==> flow/design.v <==
`timescale 1ns / 1ps
module FD (output reg Q, input C, input D);
  always @(posedge C) Q <= D;
endmodule
module FDR (output reg Q, input C, input D, input R);
  always @(posedge C) Q <= R ? 1'b0 : D;
endmodule
module FDRE (output reg Q, input C, input CE, input D, input R);
  always @(posedge C)
    if (R) Q <= 1'b0;
    else if (CE) Q <= D;
endmodule
module FDS (output reg Q, input C, input D, input S);
  always @(posedge C) Q <= S ? 1'b1 : D;
endmodule
module LUT6 #(parameter [63:0] INIT = 64'h0)
  (output O, input I0, input I1, input I2, input I3, input I4, input I5);
  assign O = INIT[{I5, I4, I3, I2, I1, I0}];
endmodule
module LUT6_2 #(parameter [63:0] INIT = 64'h0)
  (output O6, output O5, input I0, input I1, input I2, input I3, input I4, input I5);
  assign O6 = INIT[{I5, I4, I3, I2, I1, I0}];
  assign O5 = INIT[{1'b0, I4, I3, I2, I1, I0}];
endmodule
module MUXCY (output O, input CI, input DI, input S);
  assign O = S ? CI : DI;
endmodule
module XORCY (output O, input CI, input LI);
  assign O = CI ^ LI;
endmodule
module RAM32M #(parameter [63:0] INIT_A = 64'h0, parameter [63:0] INIT_B = 64'h0,
                parameter [63:0] INIT_C = 64'h0, parameter [63:0] INIT_D = 64'h0)
  (output [1:0] DOA, output [1:0] DOB, output [1:0] DOC, output [1:0] DOD,
   input [4:0] ADDRA, input [4:0] ADDRB, input [4:0] ADDRC, input [4:0] ADDRD,
   input [1:0] DIA, input [1:0] DIB, input [1:0] DIC, input [1:0] DID,
   input WCLK, input WE);
  reg [1:0] ma [0:31];
  reg [1:0] mb [0:31];
  reg [1:0] mc [0:31];
  reg [1:0] md [0:31];
  always @(posedge WCLK)
    if (WE) begin
      ma[ADDRD] <= DIA;
      mb[ADDRD] <= DIB;
      mc[ADDRD] <= DIC;
      md[ADDRD] <= DID;
    end
  assign DOA = ma[ADDRA];
  assign DOB = mb[ADDRB];
  assign DOC = mc[ADDRC];
  assign DOD = md[ADDRD];
endmodule
module RAM64M #(parameter [63:0] INIT_A = 64'h0, parameter [63:0] INIT_B = 64'h0,
                parameter [63:0] INIT_C = 64'h0, parameter [63:0] INIT_D = 64'h0)
  (output DOA, output DOB, output DOC, output DOD,
   input [5:0] ADDRA, input [5:0] ADDRB, input [5:0] ADDRC, input [5:0] ADDRD,
   input DIA, input DIB, input DIC, input DID,
   input WCLK, input WE);
  reg ma [0:63];
  reg mb [0:63];
  reg mc [0:63];
  reg md [0:63];
  always @(posedge WCLK)
    if (WE) begin
      ma[ADDRD] <= DIA;
      mb[ADDRD] <= DIB;
      mc[ADDRD] <= DIC;
      md[ADDRD] <= DID;
    end
  assign DOA = ma[ADDRA];
  assign DOB = mb[ADDRB];
  assign DOC = mc[ADDRC];
  assign DOD = md[ADDRD];
endmodule
module RAM128X1S #(parameter [127:0] INIT = 128'h0)
  (output O, input A0, input A1, input A2, input A3, input A4, input A5, input A6,
   input D, input WCLK, input WE);
  reg m [0:127];
  wire [6:0] a = {A6, A5, A4, A3, A2, A1, A0};
  always @(posedge WCLK) if (WE) m[a] <= D;
  assign O = m[a];
endmodule
module RAM256X1S #(parameter [255:0] INIT = 256'h0)
  (output O, input [7:0] A, input D, input WCLK, input WE);
  reg m [0:255];
  always @(posedge WCLK) if (WE) m[A] <= D;
  assign O = m[A];
endmodule
`timescale 1ps/1ps
module kcpsm6 (address, instruction, bram_enable, in_port, out_port, port_id, write_strobe, k_write_strobe, read_strobe, interrupt, interrupt_ack, sleep, reset, clk) ;
parameter [7:0] 	hwbuild = 8'h00 ;
parameter [11:0] 	interrupt_vector = 12'h3FF ;
parameter integer scratch_pad_memory_size = 64 ;   
output [11:0]	address ;
input	 [17:0]    	instruction ;
output		bram_enable ;
input	 [7:0]	in_port ;
output [7:0]	out_port ;
output [7:0]	port_id ;
output		write_strobe ;
output		k_write_strobe ;
output		read_strobe ;
input			interrupt ;
output		interrupt_ack ;
input			sleep ;
input			reset ;
input			clk ;
wire	[2:1]		t_state_value ;
wire	[2:1]		t_state ;
wire 			run_value ;
wire              run ;
wire  		internal_reset_value ;
wire 			internal_reset ;
wire 			sync_sleep ;
wire 			int_enable_type ;
wire 			interrupt_enable_value ;
wire			interrupt_enable ;
wire			sync_interrupt ;
wire 			active_interrupt_value ;
wire 			active_interrupt ;
wire	[2:0]		arith_logical_sel ;
wire			arith_carry_in ;
wire			arith_carry_value ;
wire			arith_carry ;
wire 	[7:0]		half_arith_logical ;
wire 	[7:0]		logical_carry_mask ;
wire 	[7:0]		carry_arith_logical ;
wire 	[7:0]		arith_logical_value ;
wire 	[7:0]		arith_logical_result ;
wire 	[7:0]		shift_rotate_value ;
wire 	[7:0]		shift_rotate_result ;
wire			shift_in_bit ;
wire 	[7:0]		alu_result ;
wire 	[1:0]		alu_mux_sel_value ;
wire 	[1:0]		alu_mux_sel ;
wire			strobe_type ;
wire 			write_strobe_value ;
wire 			k_write_strobe_value ;
wire			read_strobe_value ;
wire			flag_enable_type ;
wire			flag_enable_value ;
wire			flag_enable ; 
wire			lower_parity ;
wire			lower_parity_sel ;
wire			carry_lower_parity ;
wire 			upper_parity ;
wire			parity ;
wire			shift_carry_value ;
wire			shift_carry ;
wire			carry_flag_value ;
wire			carry_flag ;
wire 			use_zero_flag_value ;
wire			use_zero_flag ;
wire 			drive_carry_in_zero ;
wire          	carry_in_zero ;
wire             	lower_zero ;
wire         	lower_zero_sel ;
wire       		carry_lower_zero ;
wire           	middle_zero ;
wire        	middle_zero_sel ;
wire      		carry_middle_zero ;
wire         	upper_zero_sel ;
wire        	zero_flag_value ;
wire              zero_flag ;
wire       		spm_enable_value ;
wire             	spm_enable ;
wire 	[7:0]		spm_ram_data ;
wire 	[7:0]		spm_data  ;
wire           	regbank_type ;
wire             	bank_value ;
wire              bank ;
wire          	loadstar_type ;
wire         	sx_addr4_value ;
wire   		register_enable_type ;
wire  		register_enable_value ;
wire        	register_enable ;
wire 	[4:0]		sx_addr ;
wire 	[4:0]		sy_addr ;
wire 	[7:0]		sx ;
wire 	[7:0]		sy ;
wire 	[7:0]		sy_or_kk ;
wire       		pc_move_is_valid ;
wire              move_type ;
wire           	returni_type ;
wire 	[2:0]		pc_mode ;
wire 	[11:0]	register_vector ;
wire 	[11:0]	half_pc ;
wire 	[10:0]	carry_pc ;
wire 	[11:0]	pc_value ;
wire 	[11:0]	pc ;
wire 	[11:0]	pc_vector ;
wire             	push_stack ;
wire              pop_stack ;
wire 	[11:0]	stack_memory ;
wire 	[11:0]	return_vector ;
wire       		stack_carry_flag ;
wire      		shadow_carry_flag ;
wire        	stack_zero_flag ;
wire      		shadow_zero_value ;
wire       		shadow_zero_flag ;
wire             	stack_bank ;
wire            	shadow_bank ;
wire              stack_bit ;
wire            	special_bit ;
wire 	[4:0]		half_pointer_value ;
wire 	[4:0]		feed_pointer_value ;
wire 	[4:0]		stack_pointer_carry ;
wire 	[4:0]		stack_pointer_value ;
wire 	[4:0]		stack_pointer ;
LUT6_2 #(
	.INIT	(64'hFFFFF55500000EEE))
reset_lut( 
	.I0 	(run),
	.I1 	(internal_reset),
	.I2 	(stack_pointer_carry[4]),
	.I3 	(t_state[2]),
	.I4 	(reset),
	.I5 	(1'b1),
	.O5 	(run_value),
	.O6 	(internal_reset_value));
FD run_flop (  
	.D 	(run_value),
	.Q 	(run),
	.C 	(clk));
FD internal_reset_flop(
	.D	(internal_reset_value),
	.Q	(internal_reset),
	.C	(clk));
FD sync_sleep_flop(
	.D 	(sleep),
	.Q 	(sync_sleep),
	.C 	(clk));
LUT6_2 #(
	.INIT    (64'h0083000B00C4004C))
t_state_lut( 
	.I0     (t_state[1]),
	.I1     (t_state[2]),
	.I2     (sync_sleep),
	.I3     (internal_reset),
	.I4     (special_bit),
	.I5     (1'b1),
	.O5     (t_state_value[1]),
	.O6     (t_state_value[2]));
FD t_state1_flop (  
	.D      (t_state_value[1]),
	.Q      (t_state[1]),
	.C      (clk));
FD t_state2_flop (  
	.D      (t_state_value[2]),
	.Q      (t_state[2]),
	.C      (clk));
LUT6_2 #(
	.INIT	(64'h0010000000000800))
int_enable_type_lut( 
	.I0     (instruction[13]),
	.I1     (instruction[14]),
	.I2     (instruction[15]),
	.I3     (instruction[16]),
	.I4     (instruction[17]),
	.I5     (1'b1),
	.O5     (loadstar_type),
	.O6     (int_enable_type)) ;
LUT6 #(
	.INIT    (64'h000000000000CAAA))
interrupt_enable_lut( 
	.I0     (interrupt_enable),
	.I1     (instruction[0]),
	.I2     (int_enable_type),
	.I3     (t_state[1]),
	.I4     (active_interrupt),
	.I5     (internal_reset),
	.O      (interrupt_enable_value));                     
FD interrupt_enable_flop (  
	.D      (interrupt_enable_value),
	.Q      (interrupt_enable),
	.C      (clk));
FD sync_interrupt_flop (  
	.D      (interrupt),
	.Q      (sync_interrupt),
	.C      (clk));
LUT6_2 # (
	.INIT    (64'hCC33FF0080808080))
active_interrupt_lut( 
	.I0     (interrupt_enable),
	.I1     (t_state[2]),
	.I2     (sync_interrupt),
	.I3     (bank),
	.I4     (loadstar_type),
	.I5     (1'b1),
	.O5     (active_interrupt_value), 
	.O6     (sx_addr4_value));
FD active_interrupt_flop (  
	.D      (active_interrupt_value),
	.Q      (active_interrupt),
	.C      (clk));
FD interrupt_ack_flop (  
	.D      (active_interrupt),
	.Q      (interrupt_ack),
	.C      (clk));
LUT6 #(
	.INIT    (64'h5A3CFFFF00000000))
pc_move_is_valid_lut( 
	.I0     (carry_flag),
	.I1     (zero_flag),
	.I2     (instruction[14]),
	.I3     (instruction[15]),
	.I4     (instruction[16]),
	.I5     (instruction[17]),
	.O      (pc_move_is_valid)) ;
LUT6_2 # (
	.INIT    (64'h7777027700000200))
move_type_lut( 
	.I0     (instruction[12]),
	.I1     (instruction[13]),
	.I2     (instruction[14]),
	.I3     (instruction[15]),
	.I4     (instruction[16]),
	.I5     (1'b1),
	.O5     (returni_type),
	.O6     (move_type)) ;
LUT6_2 # (
	.INIT    (64'h0000F000000023FF))
pc_mode1_lut( 
	.I0     (instruction[12]),
	.I1     (returni_type),
	.I2     (move_type),
	.I3     (pc_move_is_valid),
	.I4     (active_interrupt),
	.I5     (1'b1),
	.O5     (pc_mode[0]),
	.O6     (pc_mode[1])) ;
LUT6 # (
	.INIT    (64'hFFFFFFFF00040000))
pc_mode2_lut( 
	.I0     (instruction[12]),
	.I1     (instruction[14]),
	.I2     (instruction[15]),
	.I3     (instruction[16]),
	.I4     (instruction[17]),
	.I5     (active_interrupt),
	.O      (pc_mode[2])) ;
LUT6_2 # (
	.INIT    (64'hFFFF100000002000))
push_pop_lut( 
	.I0     (instruction[12]),
	.I1     (instruction[13]),
	.I2     (move_type),
	.I3     (pc_move_is_valid),
	.I4     (active_interrupt),
	.I5     (1'b1),
	.O5     (pop_stack),
	.O6     (push_stack)) ;
LUT6_2 #(
	.INIT    (64'h03CA000004200000))
alu_decode0_lut( 
	.I0     (instruction[13]),
	.I1     (instruction[14]),
	.I2     (instruction[15]),
	.I3     (instruction[16]),
	.I4     (1'b1),
	.I5     (1'b1),
	.O5     (alu_mux_sel_value[0]),
	.O6     (arith_logical_sel[0])) ;
FD alu_mux_sel0_flop(  
	.D      (alu_mux_sel_value[0]),
	.Q      (alu_mux_sel[0]),
	.C      (clk)) ;
LUT6_2 #(
	.INIT    (64'h7708000000000F00))
alu_decode1_lut( 
	.I0     (carry_flag),
	.I1     (instruction[13]),
	.I2     (instruction[14]),
	.I3     (instruction[15]),
	.I4     (instruction[16]),
	.I5     (1'b1),
	.O5     (alu_mux_sel_value[1]),
	.O6     (arith_carry_in)) ;                     
FD alu_mux_sel1_flop (  
	.D      (alu_mux_sel_value[1]),
	.Q      (alu_mux_sel[1]),
	.C      (clk)) ;
LUT6_2 # (
	.INIT    (64'hD000000002000000))
alu_decode2_lut( 
	.I0     (instruction[14]),
	.I1     (instruction[15]),
	.I2     (instruction[16]),
	.I3     (1'b1),
	.I4     (1'b1),
	.I5     (1'b1),
	.O5     (arith_logical_sel[1]),
	.O6     (arith_logical_sel[2])) ;
LUT6_2 # (
	.INIT    (64'h00013F3F0010F7CE))
register_enable_type_lut( 
	.I0     (instruction[13]),
	.I1     (instruction[14]),
	.I2     (instruction[15]),
	.I3     (instruction[16]),
	.I4     (instruction[17]),
	.I5     (1'b1),
	.O5     (flag_enable_type),
	.O6     (register_enable_type)) ;
LUT6_2 # (
	.INIT    (64'hC0CC0000A0AA0000))
register_enable_lut( 
	.I0     (flag_enable_type),
	.I1     (register_enable_type),
	.I2     (instruction[12]),
	.I3     (instruction[17]),
	.I4     (t_state[1]),
	.I5     (1'b1),
	.O5     (flag_enable_value),
	.O6     (register_enable_value)) ;
FDR flag_enable_flop (  
	.D      (flag_enable_value),
	.Q      (flag_enable),
	.R      (active_interrupt),
	.C      (clk)) ;
FDR register_enable_flop (  
	.D      (register_enable_value),
	.Q      (register_enable),
	.R      (active_interrupt),
	.C      (clk)) ;
LUT6_2 # (
	.INIT    (64'h8000000020000000))
spm_enable_lut( 
	.I0     (instruction[13]),
	.I1     (instruction[14]),
	.I2     (instruction[17]),
	.I3     (strobe_type),
	.I4     (t_state[1]),
	.I5     (1'b1),
	.O5     (k_write_strobe_value),
	.O6     (spm_enable_value)) ;
FDR k_write_strobe_flop (  
	.D      (k_write_strobe_value),
	.Q      (k_write_strobe),
	.R      (active_interrupt),
	.C      (clk)) ;
FDR spm_enable_flop (  
	.D      (spm_enable_value),
	.Q      (spm_enable),
	.R      (active_interrupt),
	.C      (clk)) ;
LUT6_2 # (
	.INIT    (64'h4000000001000000))
read_strobe_lut( 
	.I0     (instruction[13]),
	.I1     (instruction[14]),
	.I2     (instruction[17]),
	.I3     (strobe_type),
	.I4     (t_state[1]),
	.I5     (1'b1),
	.O5     (read_strobe_value),
	.O6     (write_strobe_value)) ;
FDR write_strobe_flop (  
	.D      (write_strobe_value),
	.Q      (write_strobe),
	.R      (active_interrupt),
	.C      (clk)) ;
FDR read_strobe_flop (  
	.D      (read_strobe_value),
	.Q      (read_strobe),
	.R      (active_interrupt),
	.C      (clk)) ;
LUT6 # (
	.INIT    (64'h0080020000000000))
regbank_type_lut( 
	.I0     (instruction[12]),
	.I1     (instruction[13]),
	.I2     (instruction[14]),
	.I3     (instruction[15]),
	.I4     (instruction[16]),
	.I5     (instruction[17]),
	.O      (regbank_type)) ;
LUT6 # (
	.INIT    (64'hACACFF00FF00FF00))
bank_lut( 
	.I0     (instruction[0]),
	.I1     (shadow_bank),
	.I2     (instruction[16]),
	.I3     (bank),
	.I4     (regbank_type),
	.I5     (t_state[1]),
	.O      (bank_value)) ;                     
FDR bank_flop (  
	.D      (bank_value),
	.Q      (bank),
	.R      (internal_reset),
	.C      (clk)) ;
FD sx_addr4_flop (  
	.D      (sx_addr4_value),
	.Q      (sx_addr[4]),
	.C      (clk)) ;
assign sx_addr[3:0] = instruction[11:8] ;
assign sy_addr = {bank, instruction[7:4]} ;
XORCY arith_carry_xorcy ( 
	.LI 	(1'b0),
	.CI 	(carry_arith_logical[7]),
	.O      (arith_carry_value)) ;
FD arith_carry_flop (  
	.D      (arith_carry_value),
	.Q      (arith_carry),
	.C      (clk)) ;
LUT6_2 # (
	.INIT    (64'h0000000087780000))
lower_parity_lut( 
	.I0     (instruction[13]),
	.I1     (carry_flag),
	.I2     (arith_logical_result[0]),
	.I3     (arith_logical_result[1]),
	.I4     (1'b1),
	.I5     (1'b1),
	.O5     (lower_parity),
	.O6     (lower_parity_sel)) ;  
MUXCY parity_muxcy ( 
	.DI	(lower_parity),
	.CI	(1'b0),                     
	.S	(lower_parity_sel),
	.O      (carry_lower_parity)) ;
LUT6 #(
	.INIT    (64'h6996966996696996))
upper_parity_lut( 
	.I0     (arith_logical_result[2]),
	.I1     (arith_logical_result[3]),
	.I2     (arith_logical_result[4]),
	.I3     (arith_logical_result[5]),
	.I4     (arith_logical_result[6]),
	.I5     (arith_logical_result[7]),
	.O      (upper_parity)) ;                     
XORCY parity_xorcy( 
	.LI	(upper_parity),
        .CI	(carry_lower_parity),
	.O      (parity)) ;
LUT6 #(
	.INIT    (64'hFFFFAACCF0F0F0F0))
shift_carry_lut( 
	.I0     (sx[0]),
	.I1     (sx[7]),
	.I2     (shadow_carry_flag),
	.I3     (instruction[3]),
	.I4     (instruction[7]),
	.I5     (instruction[16]),
	.O      (shift_carry_value)) ;                     
FD shift_carry_flop(  
	.D      (shift_carry_value),
	.Q      (shift_carry),
	.C      (clk)) ;
LUT6_2 #(
	.INIT    (64'h3333AACCF0AA0000))
carry_flag_lut( 
	.I0     (shift_carry),
	.I1     (arith_carry),
	.I2     (parity),
	.I3     (instruction[14]),
	.I4     (instruction[15]),
	.I5     (instruction[16]),
	.O5     (drive_carry_in_zero),
	.O6     (carry_flag_value)) ;  
FDRE carry_flag_flop(  
	.D      (carry_flag_value),
	.Q      (carry_flag),
       	.CE     (flag_enable),
	.R      (internal_reset),
	.C      (clk)) ;
MUXCY init_zero_muxcy( 
	.DI	(drive_carry_in_zero),
	.CI	(1'b0),
	.S	(carry_flag_value),
	.O      (carry_in_zero)) ;
LUT6_2 # (
	.INIT    (64'hA280000000F000F0))
use_zero_flag_lut( 
	.I0     (instruction[13]),
	.I1     (instruction[14]),
	.I2     (instruction[15]),
	.I3     (instruction[16]),
	.I4     (1'b1),
	.I5     (1'b1),
	.O5     (strobe_type),
	.O6     (use_zero_flag_value)) ;                     
FD use_zero_flag_flop(  
	.D      (use_zero_flag_value),
	.Q      (use_zero_flag),
	.C      (clk)) ;
LUT6_2 #(
	.INIT    (64'h0000000000000001))
lower_zero_lut( 
	.I0     (alu_result[0]),
	.I1     (alu_result[1]),
	.I2     (alu_result[2]),
	.I3     (alu_result[3]),
	.I4     (alu_result[4]),
	.I5     (1'b1),
	.O5     (lower_zero),
	.O6     (lower_zero_sel)) ;                     
MUXCY lower_zero_muxcy( 
	.DI	(lower_zero),
	.CI	(carry_in_zero),
	.S	(lower_zero_sel),
	.O      (carry_lower_zero)) ;
LUT6_2 # (
	.INIT    (64'h0000000D00000000))
middle_zero_lut( 
	.I0     (use_zero_flag),
	.I1     (zero_flag),
	.I2     (alu_result[5]),
	.I3     (alu_result[6]),
	.I4     (alu_result[7]),
	.I5     (1'b1),
	.O5     (middle_zero),
	.O6     (middle_zero_sel)) ;                     
MUXCY middle_zero_muxcy( 
	.DI	(middle_zero),
	.CI	(carry_lower_zero),                     
	.S 	(middle_zero_sel),
  	.O      (carry_middle_zero)) ;
LUT6 #(
	.INIT    (64'hFBFF000000000000))
upper_zero_lut( 
	.I0     (instruction[14]),
	.I1     (instruction[15]),
	.I2     (instruction[16]),
	.I3     (1'b1),
	.I4     (1'b1),
	.I5     (1'b1),
	.O      (upper_zero_sel)) ;                     
MUXCY upper_zero_muxcy( 
	.DI	(shadow_zero_flag),
	.CI	(carry_middle_zero),                    
	.S	(upper_zero_sel),
	.O      (zero_flag_value)) ;
FDRE zero_flag_flop(  
	.D      (zero_flag_value),
	.Q      (zero_flag),
	.CE     (flag_enable),
	.R      (internal_reset),
	.C      (clk)) ;
assign register_vector = {sx[3:0], sy} ;
genvar i ;
generate
for (i = 0 ; i <= 11 ; i = i+1)
begin : address_loop
parameter [7:0] id4 = 8'h30 + i/4 ;
parameter [7:0] id8 = 8'h30 + i/8 ;
parameter [7:0] ip4d8 = 8'h30 + (i+4)/8 ;	  
FD return_vector_flop(  
	.D      (stack_memory[i]),
	.Q      (return_vector[i]),
	.C      (clk));
if (i % 2 == 0) begin: output_data
LUT6_2 #(
	.INIT   (64'hFF00F0F0CCCCAAAA))
pc_vector_mux_lut( 
	.I0     (instruction[i]),
	.I1     (return_vector[i]),
	.I2     (instruction[i+1]),
	.I3     (return_vector[i+1]),
	.I4     (instruction[12]),
	.I5     (1'b1),
	.O5     (pc_vector[i]),
	.O6     (pc_vector[i+1]));
end  
FDRE pc_flop(  
	.D      (pc_value[i]),
	.Q      (pc[i]),
	.R      (internal_reset),
	.CE     (t_state[1]),
	.C      (clk));
if (i == 0) begin: lsb_pc
if (interrupt_vector[i] == 1'b0) begin: low_int_vector
LUT6 #(
	.INIT    (64'h00AA000033CC0F00))
pc_lut( 
	.I0     (register_vector[i]),
	.I1     (pc_vector[i]),
	.I2     (pc[i]),
	.I3     (pc_mode[0]),
	.I4     (pc_mode[1]),
	.I5     (pc_mode[2]), 
	.O      (half_pc[i]));
end  
if (interrupt_vector[i] == 1'b1) begin: high_int_vector
LUT6 #(
	.INIT    (64'h00AA00FF33CC0F00))
pc_lut( 
	.I0     (register_vector[i]),
	.I1     (pc_vector[i]),
	.I2     (pc[i]),
	.I3     (pc_mode[0]),
	.I4     (pc_mode[1]),
	.I5     (pc_mode[2]), 
	.O      (half_pc[i]));
end  
XORCY pc_xorcy( 
	.LI	(half_pc[i]),
	.CI	(1'b0),
	.O      (pc_value[i]));
MUXCY pc_muxcy( 
	.DI 	(pc_mode[0]),
	.CI 	(1'b0),
	.S	(half_pc[i]),
        .O      (carry_pc[i]));
end  
if (i > 0) begin : upper_pc
if (interrupt_vector[i] == 1'b0) begin: low_int_vector
LUT6 #(
	.INIT    (64'h00AA0000CCCCF000))
pc_lut( 
	.I0     (register_vector[i]),
	.I1     (pc_vector[i]),
	.I2     (pc[i]),
	.I3     (pc_mode[0]),
	.I4     (pc_mode[1]),
	.I5     (pc_mode[2]), 
	.O      (half_pc[i]));
end  
if (interrupt_vector[i] == 1'b1) begin: high_int_vector
LUT6 #(
	.INIT    (64'h00AA00FFCCCCF000))
pc_lut( 
	.I0     (register_vector[i]),
	.I1     (pc_vector[i]),
	.I2     (pc[i]),
	.I3     (pc_mode[0]),
	.I4     (pc_mode[1]),
	.I5     (pc_mode[2]), 
	.O      (half_pc[i]));
end  
XORCY pc_xorcy( 
	.LI	(half_pc[i]),
	.CI	(carry_pc[i-1]),
	.O      (pc_value[i]));
if (i < 11) begin: mid_pc
MUXCY pc_muxcy( 
	.DI 	(1'b0),
	.CI 	(carry_pc[i-1]),
	.S 	(half_pc[i]),
	.O     	(carry_pc[i]));
end  
end  
end  
endgenerate
FD shadow_carry_flag_flop(  
	.D      (stack_carry_flag),
	.Q      (shadow_carry_flag),
	.C      (clk)) ;
FD stack_zero_flop(  
	.D      (stack_zero_flag),
	.Q      (shadow_zero_value),
	.C      (clk)) ;
FD shadow_zero_flag_flop(  
	.D      (shadow_zero_value),
	.Q      (shadow_zero_flag),
	.C      (clk)) ;
FD shadow_bank_flop(  
	.D      (stack_bank),
	.Q      (shadow_bank),
	.C      (clk)) ;
FD stack_bit_flop(  
	.D      (stack_bit),
	.Q      (special_bit),
	.C      (clk)) ;
RAM32M #(
	.INIT_A	(64'h0000000000000000), 
	.INIT_B	(64'h0000000000000000), 
	.INIT_C (64'h0000000000000000), 
	.INIT_D (64'h0000000000000000)) 
stack_ram_low ( 
	.DOA	({stack_zero_flag, stack_carry_flag}), 
	.DOB	({stack_bit, stack_bank}),
	.DOC    (stack_memory[1:0]), 
	.DOD    (stack_memory[3:2]),
	.ADDRA	(stack_pointer[4:0]), 
	.ADDRB	(stack_pointer[4:0]), 
	.ADDRC  (stack_pointer[4:0]), 
	.ADDRD  (stack_pointer[4:0]),
	.DIA	({zero_flag, carry_flag}), 
	.DIB	({run, bank}),
	.DIC    (pc[1:0]),
	.DID    (pc[3:2]),
	.WE 	(t_state[1]), 
	.WCLK	(clk));
RAM32M #(
	.INIT_A	(64'h0000000000000000), 
	.INIT_B	(64'h0000000000000000), 
	.INIT_C	(64'h0000000000000000), 
	.INIT_D	(64'h0000000000000000)) 
stack_ram_high(    
	.DOA	(stack_memory[5:4]), 
	.DOB	(stack_memory[7:6]),
	.DOC   	(stack_memory[9:8]),
	.DOD   	(stack_memory[11:10]),
	.ADDRA 	(stack_pointer[4:0]), 
	.ADDRB 	(stack_pointer[4:0]), 
	.ADDRC  (stack_pointer[4:0]), 
	.ADDRD  (stack_pointer[4:0]),
	.DIA    (pc[5:4]),
	.DIB    (pc[7:6]),
	.DIC    (pc[9:8]),
	.DID    (pc[11:10]),
	.WE 	(t_state[1]),  
	.WCLK 	(clk));
generate
for (i = 0 ; i <= 4 ; i = i+1)
begin : stack_loop
parameter [7:0]	id4 = 8'h30 + i/4 ;
if (i == 0) begin: lsb_stack
FDR pointer_flop(  
	.D      (stack_pointer_value[i]),
	.Q      (stack_pointer[i]),
	.R      (internal_reset),
	.C      (clk)) ;
LUT6_2 #(
	.INIT    (64'h001529AAAAAAAAAA))
stack_pointer_lut( 
	.I0     (stack_pointer[i]),
	.I1     (pop_stack),
	.I2     (push_stack),
	.I3     (t_state[1]),
	.I4     (t_state[2]),
	.I5     (1'b1), 
	.O5     (feed_pointer_value[i]),
	.O6     (half_pointer_value[i]));
XORCY stack_xorcy( 
	.LI 	(half_pointer_value[i]),
	.CI 	(1'b0),
	.O      (stack_pointer_value[i]));
MUXCY stack_muxcy( 
	.DI	(feed_pointer_value[i]),
	.CI	(1'b0),
	.S 	(half_pointer_value[i]),
	.O      (stack_pointer_carry[i]));
end  
if (i > 0) begin: upper_stack
FDR pointer_flop(  
	.D      (stack_pointer_value[i]),
	.Q      (stack_pointer[i]),
	.R      (internal_reset),
	.C      (clk)) ;
LUT6_2 #(
	.INIT    (64'h002A252AAAAAAAAA))
stack_pointer_lut( 
	.I0     (stack_pointer[i]),
	.I1     (pop_stack),
	.I2     (push_stack),
	.I3     (t_state[1]),
	.I4     (t_state[2]),
	.I5     (1'b1), 
	.O5     (feed_pointer_value[i]),
	.O6     (half_pointer_value[i]));
XORCY stack_xorcy( 
	.LI 	(half_pointer_value[i]),
	.CI 	(stack_pointer_carry[i-1]),
	.O      (stack_pointer_value[i]));
MUXCY stack_muxcy( 
	.DI 	(feed_pointer_value[i]),
	.CI 	(stack_pointer_carry[i-1]),
	.S 	(half_pointer_value[i]),
	.O      (stack_pointer_carry[i]));
end  
end  
endgenerate
generate
for (i = 0 ; i <= 7 ; i = i+1)
begin : data_path_loop
parameter [7:0]	id1 = 8'h30 + i ;
parameter [7:0]	id2 = 8'h30 + i/2 ;
parameter [7:0]	id4 = 8'h30 + i/4 ;
if (i % 2 == 0) begin: output_data
LUT6_2 #(
	.INIT    (64'hFF00F0F0CCCCAAAA))
sy_kk_mux_lut( 
	.I0     (sy[i]),
	.I1     (instruction[i]),
	.I2     (sy[i+1]),
	.I3     (instruction[i+1]),
	.I4     (instruction[12]),
	.I5     (1'b1),
	.O5     (sy_or_kk[i]),
	.O6     (sy_or_kk[i+1]));
end  
if (i % 2 == 0) begin: second_operand
LUT6_2 #(
	.INIT    (64'hFF00F0F0CCCCAAAA))
out_port_lut( 
	.I0     (sx[i]),
	.I1     (instruction[i+4]),
	.I2     (sx[i+1]),
	.I3     (instruction[i+5]),
	.I4     (instruction[13]),
	.I5     (1'b1),
	.O5     (out_port[i]),
	.O6     (out_port[i+1]));
end  
LUT6_2 #(
	.INIT    (64'h69696E8ACCCC0000))
arith_logical_lut( 
	.I0     (sy_or_kk[i]),
	.I1     (sx[i]),
	.I2     (arith_logical_sel[0]),
	.I3     (arith_logical_sel[1]),
	.I4     (arith_logical_sel[2]),
	.I5     (1'b1),
	.O5     (logical_carry_mask[i]),
	.O6     (half_arith_logical[i]));
FD arith_logical_flop( 
	.D      (arith_logical_value[i]),
	.Q      (arith_logical_result[i]),
	.C      (clk)) ;
if (i == 0) begin: lsb_arith_logical
MUXCY arith_logical_muxcy( 
	.DI 	(logical_carry_mask[i]),
	.CI 	(arith_carry_in),
	.S 	(half_arith_logical[i]),
	.O      (carry_arith_logical[i]));
XORCY arith_logical_xorcy( 
	.LI 	(half_arith_logical[i]),
	.CI 	(arith_carry_in),
	.O      (arith_logical_value[i]));
end  
if (i > 0) begin: upper_arith_logical
MUXCY arith_logical_muxcy( 
	.DI 	(logical_carry_mask[i]),
	.CI 	(carry_arith_logical[i-1]),
	.S 	(half_arith_logical[i]),
	.O      (carry_arith_logical[i]));
XORCY arith_logical_xorcy( 
	.LI 	(half_arith_logical[i]),
	.CI 	(carry_arith_logical[i-1]),
	.O      (arith_logical_value[i]));
end  
if (hwbuild[i] == 1'b0) begin: low_hwbuild 
FDR shift_rotate_flop( 
	.D      (shift_rotate_value[i]),
	.Q      (shift_rotate_result[i]),
	.R      (instruction[7]),
	.C      (clk)) ;
end  
if (hwbuild[i] == 1'b1) begin: high_hwbuild 
FDS shift_rotate_flop( 
	.D      (shift_rotate_value[i]),
	.Q      (shift_rotate_result[i]),
	.S 	(instruction[7]),
	.C      (clk)) ;
end  
if (i == 0) begin: lsb_shift_rotate
LUT6 #(
	.INIT    (64'hBFBC8F8CB3B08380))
shift_bit_lut( 
	.I0     (instruction[0]),
	.I1     (instruction[1]),
	.I2     (instruction[2]),
	.I3     (carry_flag),
	.I4     (sx[0]),
	.I5     (sx[7]),
	.O      (shift_in_bit));
LUT6_2 #(
	.INIT    (64'hFF00F0F0CCCCAAAA))
shift_rotate_lut( 
	.I0     (shift_in_bit),
	.I1     (sx[i+1]),
	.I2     (sx[i]),
	.I3     (sx[i+2]),
	.I4     (instruction[3]),
	.I5     (1'b1),
	.O5     (shift_rotate_value[i]),
	.O6     (shift_rotate_value[i+1]));
end  
if (i == 2 || i == 4) begin: mid_shift_rotate
LUT6_2 #(
	.INIT    (64'hFF00F0F0CCCCAAAA))
shift_rotate_lut( 
	.I0     (sx[i-1]),
	.I1     (sx[i+1]),
	.I2     (sx[i]),
	.I3     (sx[i+2]),
	.I4     (instruction[3]),
	.I5     (1'b1),
	.O5     (shift_rotate_value[i]),
	.O6     (shift_rotate_value[i+1]));
end  
if (i == 6) begin: msb_shift_rotate
LUT6_2 #(
	.INIT    (64'hFF00F0F0CCCCAAAA))
shift_rotate_lut( 
	.I0     (sx[i-1]),
	.I1     (sx[i+1]),
	.I2     (sx[i]),
	.I3     (shift_in_bit),
	.I4     (instruction[3]),
	.I5     (1'b1),
	.O5     (shift_rotate_value[i]),
	.O6     (shift_rotate_value[i+1]));
end  
LUT6 #(
	.INIT    (64'hFF00F0F0CCCCAAAA))
alu_mux_lut( 
	.I0     (arith_logical_result[i]),
	.I1     (shift_rotate_result[i]),
	.I2     (in_port[i]),
	.I3     (spm_data[i]),
	.I4     (alu_mux_sel[0]),
	.I5     (alu_mux_sel[1]),
	.O      (alu_result[i]));
if (scratch_pad_memory_size == 64) begin : small_spm
FD spm_flop( 
	.D      (spm_ram_data[i]),
	.Q      (spm_data[i]),
	.C      (clk)) ;
if (i == 0 || i == 4) begin: small_spm_ram
RAM64M #( 
	.INIT_A	(64'h0000000000000000),
	.INIT_B	(64'h0000000000000000),
	.INIT_C	(64'h0000000000000000),
	.INIT_D	(64'h0000000000000000)) 
spm_ram(   
	.DOA 	(spm_ram_data[i]),
	.DOB 	(spm_ram_data[i+1]),
	.DOC    (spm_ram_data[i+2]),
	.DOD    (spm_ram_data[i+3]),
	.ADDRA 	(sy_or_kk[5:0]),
	.ADDRB 	(sy_or_kk[5:0]),
	.ADDRC  (sy_or_kk[5:0]),
	.ADDRD  (sy_or_kk[5:0]),
	.DIA 	(sx[i]),
	.DIB 	(sx[i+1]),
	.DIC    (sx[i+2]),
	.DID    (sx[i+3]),
	.WE 	(spm_enable),
	.WCLK 	(clk));
end  
end  
if (scratch_pad_memory_size == 128) begin : medium_spm
RAM128X1S  #(
	.INIT	(128'h00000000000000000000000000000000))
spm_ram(       
	.D      (sx[i]),
	.WE 	(spm_enable),
	.WCLK 	(clk),
	.A0 	(sy_or_kk[0]),
	.A1 	(sy_or_kk[1]),
	.A2 	(sy_or_kk[2]),
	.A3 	(sy_or_kk[3]),
	.A4 	(sy_or_kk[4]),
	.A5 	(sy_or_kk[5]),
	.A6 	(sy_or_kk[6]),
	.O      (spm_ram_data[i]));
FD spm_flop( 
	.D      (spm_ram_data[i]),
	.Q      (spm_data[i]),
	.C      (clk)) ;
end  
if (scratch_pad_memory_size == 256) begin : large_spm
RAM256X1S #(
	.INIT	(256'h0000000000000000000000000000000000000000000000000000000000000000))
spm_ram (       
	.D      (sx[i]),
	.WE 	(spm_enable),
	.WCLK 	(clk),
	.A 	(sy_or_kk),
	.O      (spm_ram_data[i]));
FD spm_flop( 
	.D      (spm_ram_data[i]),
	.Q      (spm_data[i]),
	.C      (clk)) ;
end  
end  
endgenerate
RAM32M #(
	.INIT_A	(64'h0000000000000000), 
	.INIT_B	(64'h0000000000000000), 
	.INIT_C (64'h0000000000000000), 
	.INIT_D (64'h0000000000000000)) 
lower_reg_banks(    
	.DOA 	(sy[1:0]), 
	.DOB 	(sx[1:0]),
	.DOC    (sy[3:2]),
	.DOD    (sx[3:2]),
	.ADDRA 	(sy_addr), 
	.ADDRB 	(sx_addr), 
	.ADDRC  (sy_addr), 
	.ADDRD  (sx_addr), 
	.DIA 	(alu_result[1:0]),
	.DIB 	(alu_result[1:0]),
	.DIC    (alu_result[3:2]),
	.DID    (alu_result[3:2]),
	.WE 	(register_enable), 
	.WCLK	(clk));
RAM32M #(
	.INIT_A	(64'h0000000000000000), 
	.INIT_B	(64'h0000000000000000), 
	.INIT_C (64'h0000000000000000),  
	.INIT_D (64'h0000000000000000)) 
upper_reg_banks(    
	.DOA 	(sy[5:4]), 
	.DOB 	(sx[5:4]),
	.DOC    (sy[7:6]),
	.DOD    (sx[7:6]),
	.ADDRA 	(sy_addr),
	.ADDRB 	(sx_addr),
	.ADDRC  (sy_addr), 
	.ADDRD  (sx_addr), 
	.DIA 	(alu_result[5:4]),
	.DIB 	(alu_result[5:4]),
	.DIC    (alu_result[7:6]),
	.DID    (alu_result[7:6]),
	.WE 	(register_enable), 
	.WCLK	(clk));
assign address = pc;
assign bram_enable = t_state[2];
assign port_id = sy_or_kk;
endmodule
Ticket comment

* Step by step through the tools: kcpsm6
Module kcpsm6 before and after one edit of its RTL, step after step. "unedited" refers to lines of the RTL above, "edited" to lines of the edited file. "change": "edited" minus "unedited" as printed here. Cell names lack the library's common part. A cell with - has no value.
Inputs: top module kcpsm6, clock input clk, library sky130hd, timing corner tt_025C_1v80

* The edit
Unified diff, file above to edited file. The edited RTL no longer does the same as the RTL above: the edit was made by script, with no optimisation intended.
begin of diff
@@ -40,5 +40,5 @@
   reg [1:0] md [0:31];
   always @(posedge WCLK)
-    if (WE) begin
+    begin
       ma[ADDRD] <= DIA;
       mb[ADDRD] <= DIB;
end of diff

* Elaborated design
Source: Yosys, flattened and elaborated, memories not mapped. Widths are those after wreduce; folded enables and synchronous resets count as part of the registers. Registers that Yosys merges into a memory's read port (data or address) are not register bits. Print and check cells do not count. Equal cells are merged and count once. Yosys's memory passes give these memory sizes; they may raise the number of words (mostly to a power of two), join words into wider ones and drop unused or constant bits.
Bit counts:
- flip-flop bits (word level) | unedited 58, edited 57, change -1
- memory bits (writable) | unedited 1536, edited 1536, change 0
- word width x clocked read ports | unedited 24, edited 24, change 0
- memory cells | unedited 24, edited 24, change 0
- bits of input ports | unedited 30, edited 30, change 0
Memory list:
- words x width with read and write ports | unedited data_path_loop[0].small_spm.small_spm_ram.spm_ram.ma 64x1 r1 w1; data_path_loop[0].small_spm.small_spm_ram.spm_ram.mb 64x1 r1 w1; data_path_loop[0].small_spm.small_spm_ram.spm_ram.mc 64x1 r1 w1; data_path_loop[0].small_spm.small_spm_ram.spm_ram.md 64x1 r1 w1; data_path_loop[4].small_spm.small_spm_ram.spm_ram.ma 64x1 r1 w1; data_path_loop[4].small_spm.small_spm_ram.spm_ram.mb 64x1 r1 w1; [+18], edited data_path_loop[0].small_spm.small_spm_ram.spm_ram.ma 64x1 r1 w1; data_path_loop[0].small_spm.small_spm_ram.spm_ram.mb 64x1 r1 w1; data_path_loop[0].small_spm.small_spm_ram.spm_ram.mc 64x1 r1 w1; data_path_loop[0].small_spm.small_spm_ram.spm_ram.md 64x1 r1 w1; data_path_loop[4].small_spm.small_spm_ram.spm_ram.ma 64x1 r1 w1; data_path_loop[4].small_spm.small_spm_ram.spm_ram.mb 64x1 r1 w1; [+18]
A list marked [+n] leaves out that many cells.
Operators by class:
- shift-type cells | unedited 129, edited 128, change -1
- muxes and demuxes | unedited 55, edited 39, change -16
- bitwise logic cells | unedited 24, edited 24, change 0
Operators by type and width:
- 2-bit 2-to-1 mux | unedited 12, edited 0, change -12
- 1-bit 2-to-1 mux | unedited 40, edited 38, change -2
- 5-bit 2-to-1 mux | unedited 2, edited 0, change -2
- 64-bit by 6-bit indexed select with 1-bit output with constant A | unedited 79, edited 78, change -1
- 64-bit by 5-bit indexed select with 1-bit output with constant A | unedited 50, edited 50, change 0
- 1-bit XOR | unedited 24, edited 24, change 0
- 6-bit 2-to-1 mux | unedited 1, edited 1, change 0

* Depth
Depth = most cells in a row (Yosys ltp): at word level without a register or memory, in the mapped netlist without a sequential cell, where the memories' decode and read muxes count.
Logic depth:
- word-level depth | unedited 15, edited 15, change 0
- ABC_AREA | unedited 0, edited 0
- gate-level depth with buffers | unedited 23, edited 24, change +1

* Netlist
Source: synth_stat.txt of the flow (Yosys; design flattened, memories mapped). It holds for the ABC_AREA given above (unset counts as 0); a run with the other value may have another netlist.
Cells by type:
- nand2_1 | unedited 123, edited 182, change +59
- mux2i_1 | unedited 153, edited 113, change -40
- a21oi_1 | unedited 70, edited 106, change +36
- nand4_1 | unedited 56, edited 20, change -36
- a22oi_1 | unedited 228, edited 209, change -19
- clkbuf_1 | unedited 106, edited 124, change +18
- o21ai_0 | unedited 42, edited 58, change +16
- buf_6 | unedited 19, edited 3, change -16
- nand3_1 | unedited 38, edited 53, change +15
- o22ai_1 | unedited 26, edited 41, change +15
- nor2_1 | unedited 233, edited 219, change -14
- a31oi_1 | unedited 15, edited 27, change +12
- a41o_1 | unedited 11, edited 0, change -11
- a221oi_1 | unedited 12, edited 22, change +10
- a211o_1 | unedited 11, edited 1, change -10
- a32oi_1 | unedited 2, edited 12, change +10
- mux2_2 | unedited 23, edited 30, change +7
- a41oi_1 | unedited 13, edited 20, change +7
The list need not be complete.
Mapped netlist:
- cell count | unedited 3206, edited 3247, change +41
- cell area after synthesis (um^2) | unedited 55942.4, edited 55630.9, change -311.5
- sequential part of the area (um^2) | unedited 40078.4, edited 40058.4, change -20.0
- mapped flip-flops | unedited 1362, edited 1361, change -1
- buffers | unedited 238, edited 237, change -1
By module: a second synthesis without flattening, with its own total; a netlist apart from the flattened one above.
Second synthesis, totals:
- cells (unflattened synthesis) | unedited 3887, edited 3919, change +32
- area (unflattened synthesis) (um^2) | unedited 67457.2, edited 67212.0, change -245.2
Rows give one instance, submodules left out.
Modules, unedited:
- RAM32M | times used 4, cells 561, area 10211.0 um^2, seq. area 7687.4 um^2
- RAM64M | times used 2, cells 525, area 10219.8 um^2, seq. area 7687.4 um^2
- FD | times used 48, cells 1, area 20.0 um^2, seq. area 20.0 um^2
- LUT6_2 | times used 8, cells 13, area 97.6 um^2, seq. area 0.0 um^2
- FDR | times used 20, cells 2, area 33.8 um^2, seq. area 20.0 um^2
- LUT6_2 | times used 18, cells 2, area 33.8 um^2, seq. area 0.0 um^2
- FDRE | times used 14, cells 3, area 33.8 um^2, seq. area 20.0 um^2
- MUXCY | times used 29, cells 1, area 15.0 um^2, seq. area 0.0 um^2
- LUT6 | times used 9, cells 5, area 33.8 um^2, seq. area 0.0 um^2
- XORCY | times used 27, cells 1, area 8.8 um^2, seq. area 0.0 um^2
- LUT6_2 | times used 4, cells 8, area 48.8 um^2, seq. area 0.0 um^2
- LUT6 | times used 8, cells 1, area 22.5 um^2, seq. area 0.0 um^2
- LUT6_2 | times used 1, cells 17, area 117.6 um^2, seq. area 0.0 um^2
- LUT6_2 | times used 1, cells 17, area 96.3 um^2, seq. area 0.0 um^2
unedited: Modules not listed: 30.
Modules, edited:
- RAM32M | times used 4, cells 569, area 10149.7 um^2, seq. area 7687.4 um^2
- RAM64M | times used 2, cells 525, area 10219.8 um^2, seq. area 7687.4 um^2
- FD | times used 48, cells 1, area 20.0 um^2, seq. area 20.0 um^2
- LUT6_2 | times used 8, cells 13, area 97.6 um^2, seq. area 0.0 um^2
- FDR | times used 20, cells 2, area 33.8 um^2, seq. area 20.0 um^2
- LUT6_2 | times used 18, cells 2, area 33.8 um^2, seq. area 0.0 um^2
- FDRE | times used 14, cells 3, area 33.8 um^2, seq. area 20.0 um^2
- MUXCY | times used 29, cells 1, area 15.0 um^2, seq. area 0.0 um^2
- LUT6 | times used 9, cells 5, area 33.8 um^2, seq. area 0.0 um^2
- XORCY | times used 27, cells 1, area 8.8 um^2, seq. area 0.0 um^2
- LUT6_2 | times used 4, cells 8, area 48.8 um^2, seq. area 0.0 um^2
- LUT6 | times used 8, cells 1, area 22.5 um^2, seq. area 0.0 um^2
- LUT6_2 | times used 1, cells 17, area 117.6 um^2, seq. area 0.0 um^2
- LUT6_2 | times used 1, cells 17, area 96.3 um^2, seq. area 0.0 um^2
edited: Modules not listed: 30.

* Timing after synthesis
Source: OpenSTA report_checks on the synthesized netlist (no wires, ideal clock, input and output delay 20% of the period each), path of least setup slack; recovery checks are left aside. Register names are those of the netlist, which keeps one name where synthesis merged equal registers.
Path post-synthesis:
- path kind | unedited input -> output, edited input -> output
- start point | unedited input port instruction[9], edited input port instruction[9]
- end point | unedited output port out_port[0], edited output port out_port[2]
- clock period (ns) | unedited 9.0, edited 9.0, change 0.0
- external input delay (ns) | unedited 1.800, edited 1.800, change 0.000
- external output delay (ns) | unedited 1.800, edited 1.800, change 0.000
- arrival time (ns) | unedited 7.357, edited 7.604, change +0.247
- data required time (ns) | unedited 7.200, edited 7.200, change 0.000
- path slack (ns) | unedited -0.157, edited -0.404, change -0.247
- path delay (ns) | unedited 5.557, edited 5.804, change +0.247
- driving pins on the path | unedited 8, edited 9, change +1
- path buffers | unedited 3, edited 4, change +1
- synthesis period reached (ns) | unedited 9.157, edited 9.404, change +0.247
"path delay" is the arrival time less input delay plus setup time. A path that ends at an output port has no setup time. "driving pins on the path": output pins that drive a net of the path, with the launching flip-flop's if there is one; two outputs of one cell count as two. "synthesis period reached" = period - worst setup slack (recovery checks aside). The figure is calculated, with input and output delays left at 20% of the set period. The rows between start and end are the longest chain of elaborated cells between them; the timing report does not say that the signal goes this way. Where chains are equally long, one stands for them. A line is the first line of the expression or statement that the cell stems from. Yosys adds cells for indexed reads and writes and turns some case tables into memories. The chain passes a memory read, where the word-level depth is cut; so it can be longer than that depth.
Between the ends, post-synthesis, unedited: cell sequence clkbuf_1 clkbuf_1 mux4_2 o22ai_1 nor4_1 inv_1 o21ai_0 buf_4, length of the longest elaborated chain 2, elaborated cells on any way between the ends 2
Ends and longest elaborated chain, post-synthesis, unedited:
- from (decl) | RTL line 95 | input [17:0] instruction ;
- memory 32 x 2 bit | RTL line 38 | reg [1:0] mb [0:31];
- 64-bit by 5-bit indexed select with 1-bit output | RTL line 23 | assign O5 = INIT[{1'b0, I4, I3, I2, I1, I0}];
- to (decl) | RTL line 98 | output [7:0] out_port ;
Nets of the timed path that keep an RTL name, with a line that drives or declares them; the list need not be complete.
Nets with RTL names, path post-synthesis, unedited:
- address_loop[8].upper_pc.high_int_vector.pc_lut.I0 | RTL line 49 | assign DOB = mb[ADDRB];
- data_path_loop[0].second_operand.out_port_lut.O5 | RTL line 23
Between the ends, post-synthesis, edited: cell sequence clkbuf_1 buf_2 clkbuf_1 mux4_2 o22ai_1 nor4_1 inv_1 o21ai_0 buf_4, length of the longest elaborated chain 2, elaborated cells on any way between the ends 2
Ends and longest elaborated chain, post-synthesis, edited:
- from (decl) | RTL line 95 | input [17:0] instruction ;
- memory 32 x 2 bit | RTL line 40 | reg [1:0] md [0:31];
- 64-bit by 5-bit indexed select with 1-bit output | RTL line 23 | assign O5 = INIT[{1'b0, I4, I3, I2, I1, I0}];
- to (decl) | RTL line 98 | output [7:0] out_port ;
Nets with RTL names, path post-synthesis, edited:
- address_loop[10].upper_pc.low_int_vector.pc_lut.I0 | RTL line 51 | assign DOD = md[ADDRD];
- data_path_loop[2].second_operand.out_port_lut.O5 | RTL line 23

* Path in the finished layout
From the final timing report of the runs of pair 1: the path of least setup slack in the routed layout; clock arrival at registers is part of the times.
Path post-layout:
- path kind | unedited input -> output, edited input -> output
- start point | unedited input port instruction[6], edited input port instruction[6]
- end point | unedited output port port_id[1], edited output port port_id[0]
- clock period (ns) | unedited 9.0, edited 9.0, change 0.0
- external input delay (ns) | unedited 1.80, edited 1.80, change 0.00
- external output delay (ns) | unedited 1.80, edited 1.80, change 0.00
- arrival time (ns) | unedited 5.98, edited 5.69, change -0.29
- data required time (ns) | unedited 7.20, edited 7.20, change 0.00
- path slack (ns) | unedited 1.22, edited 1.51, change +0.29
- driving pins on the path | unedited 7, edited 8, change +1
- path buffers | unedited 2, edited 2, change 0
The rows between start and end are the longest chain of elaborated cells between them; the timing report does not say that the signal goes this way. Where chains are equally long, one stands for them. The chain passes a memory read, where the word-level depth is cut; so it can be longer than that depth.
Between the ends, post-layout, unedited: cell sequence clkdlybuf4s50_1 and2_1 a22oi_1 a21oi_1 nor4_1 mux2_2 clkdlybuf4s50_1, length of the longest elaborated chain 2, elaborated cells on any way between the ends 2
Ends and longest elaborated chain, post-layout, unedited:
- from (decl) | RTL line 95 | input [17:0] instruction ;
- memory 32 x 2 bit | RTL line 37 | reg [1:0] ma [0:31];
- 64-bit by 6-bit indexed select with 1-bit output | RTL line 22 | assign O6 = INIT[{I5, I4, I3, I2, I1, I0}];
- to (decl) | RTL line 99 | output [7:0] port_id ;
Between the ends, post-layout, edited: cell sequence clkdlybuf4s50_1 nor2b_1 a22oi_1 a21oi_1 nor4_2 a21boi_4 inv_4 clkdlybuf4s50_1, length of the longest elaborated chain 2, elaborated cells on any way between the ends 2
Ends and longest elaborated chain, post-layout, edited:
- from (decl) | RTL line 95 | input [17:0] instruction ;
- memory 32 x 2 bit | RTL line 37 | reg [1:0] ma [0:31];
- 64-bit by 5-bit indexed select with 1-bit output | RTL line 23 | assign O5 = INIT[{1'b0, I4, I3, I2, I1, I0}];
- to (decl) | RTL line 99 | output [7:0] port_id ;

* Layout results
Both versions went through the flow (Yosys, OpenROAD) with the same settings in each pair. Constraints: input delay and output delay 20% of the set period each, output load 0.01 pF.
Settings, pair 1: CORE_UTILIZATION 40, PLACE_DENSITY 0.6, period_ns 9.0, CAP_MARGIN 20, CORE_MARGIN 2, SLEW_MARGIN 20
Final reports, pair 1:
- mapped cell area after synthesis (um^2) | unedited 55942.4, edited 55630.9, change -311.5
- die outline area (um^2) | unedited 142865.0, edited 142076.0, change -789.0
- standard-cell area after layout (um^2) | unedited 63180.6, edited 63126.8, change -53.8
- utilization (%) | unedited 45.4, edited 45.8, change +0.4
- lowest setup slack (ns) | unedited 1.215, edited 1.506, change +0.291
- total negative slack (ns) | unedited 0.000, edited 0.000, change 0.000
- worst hold slack in the final report (ns) | unedited 0.340, edited 0.362, change +0.022
- achieved period (ns) | unedited 7.785, edited 7.494, change -0.291
Settings, pair 2: ABC_AREA 1, CAP_MARGIN 30, CORE_UTILIZATION 15, GPL_TIMING_DRIVEN 0, PLACE_DENSITY_LB_ADDON 0.12, period_ns 8.43, CORE_MARGIN 2, SLEW_MARGIN 20
Final reports, pair 2:
- mapped cell area after synthesis (um^2) | unedited 55229.2, edited 55619.6, change +390.4
- die outline area (um^2) | unedited 373064.0, edited 375683.0, change +2619.0
- standard-cell area after layout (um^2) | unedited 70084.7, edited 70533.9, change +449.2
- utilization (%) | unedited 19.1, edited 19.1, change 0.0
- lowest setup slack (ns) | unedited 0.329, edited 0.191, change -0.138
- total negative slack (ns) | unedited 0.000, edited 0.000, change 0.000
- worst hold slack in the final report (ns) | unedited 0.342, edited 0.334, change -0.008
- achieved period (ns) | unedited 8.101, edited 8.239, change +0.138
"achieved period" is the run's clock period less its worst setup slack. It is reckoned from that one timing run; input and output delays stay at 20% of the period that was set.
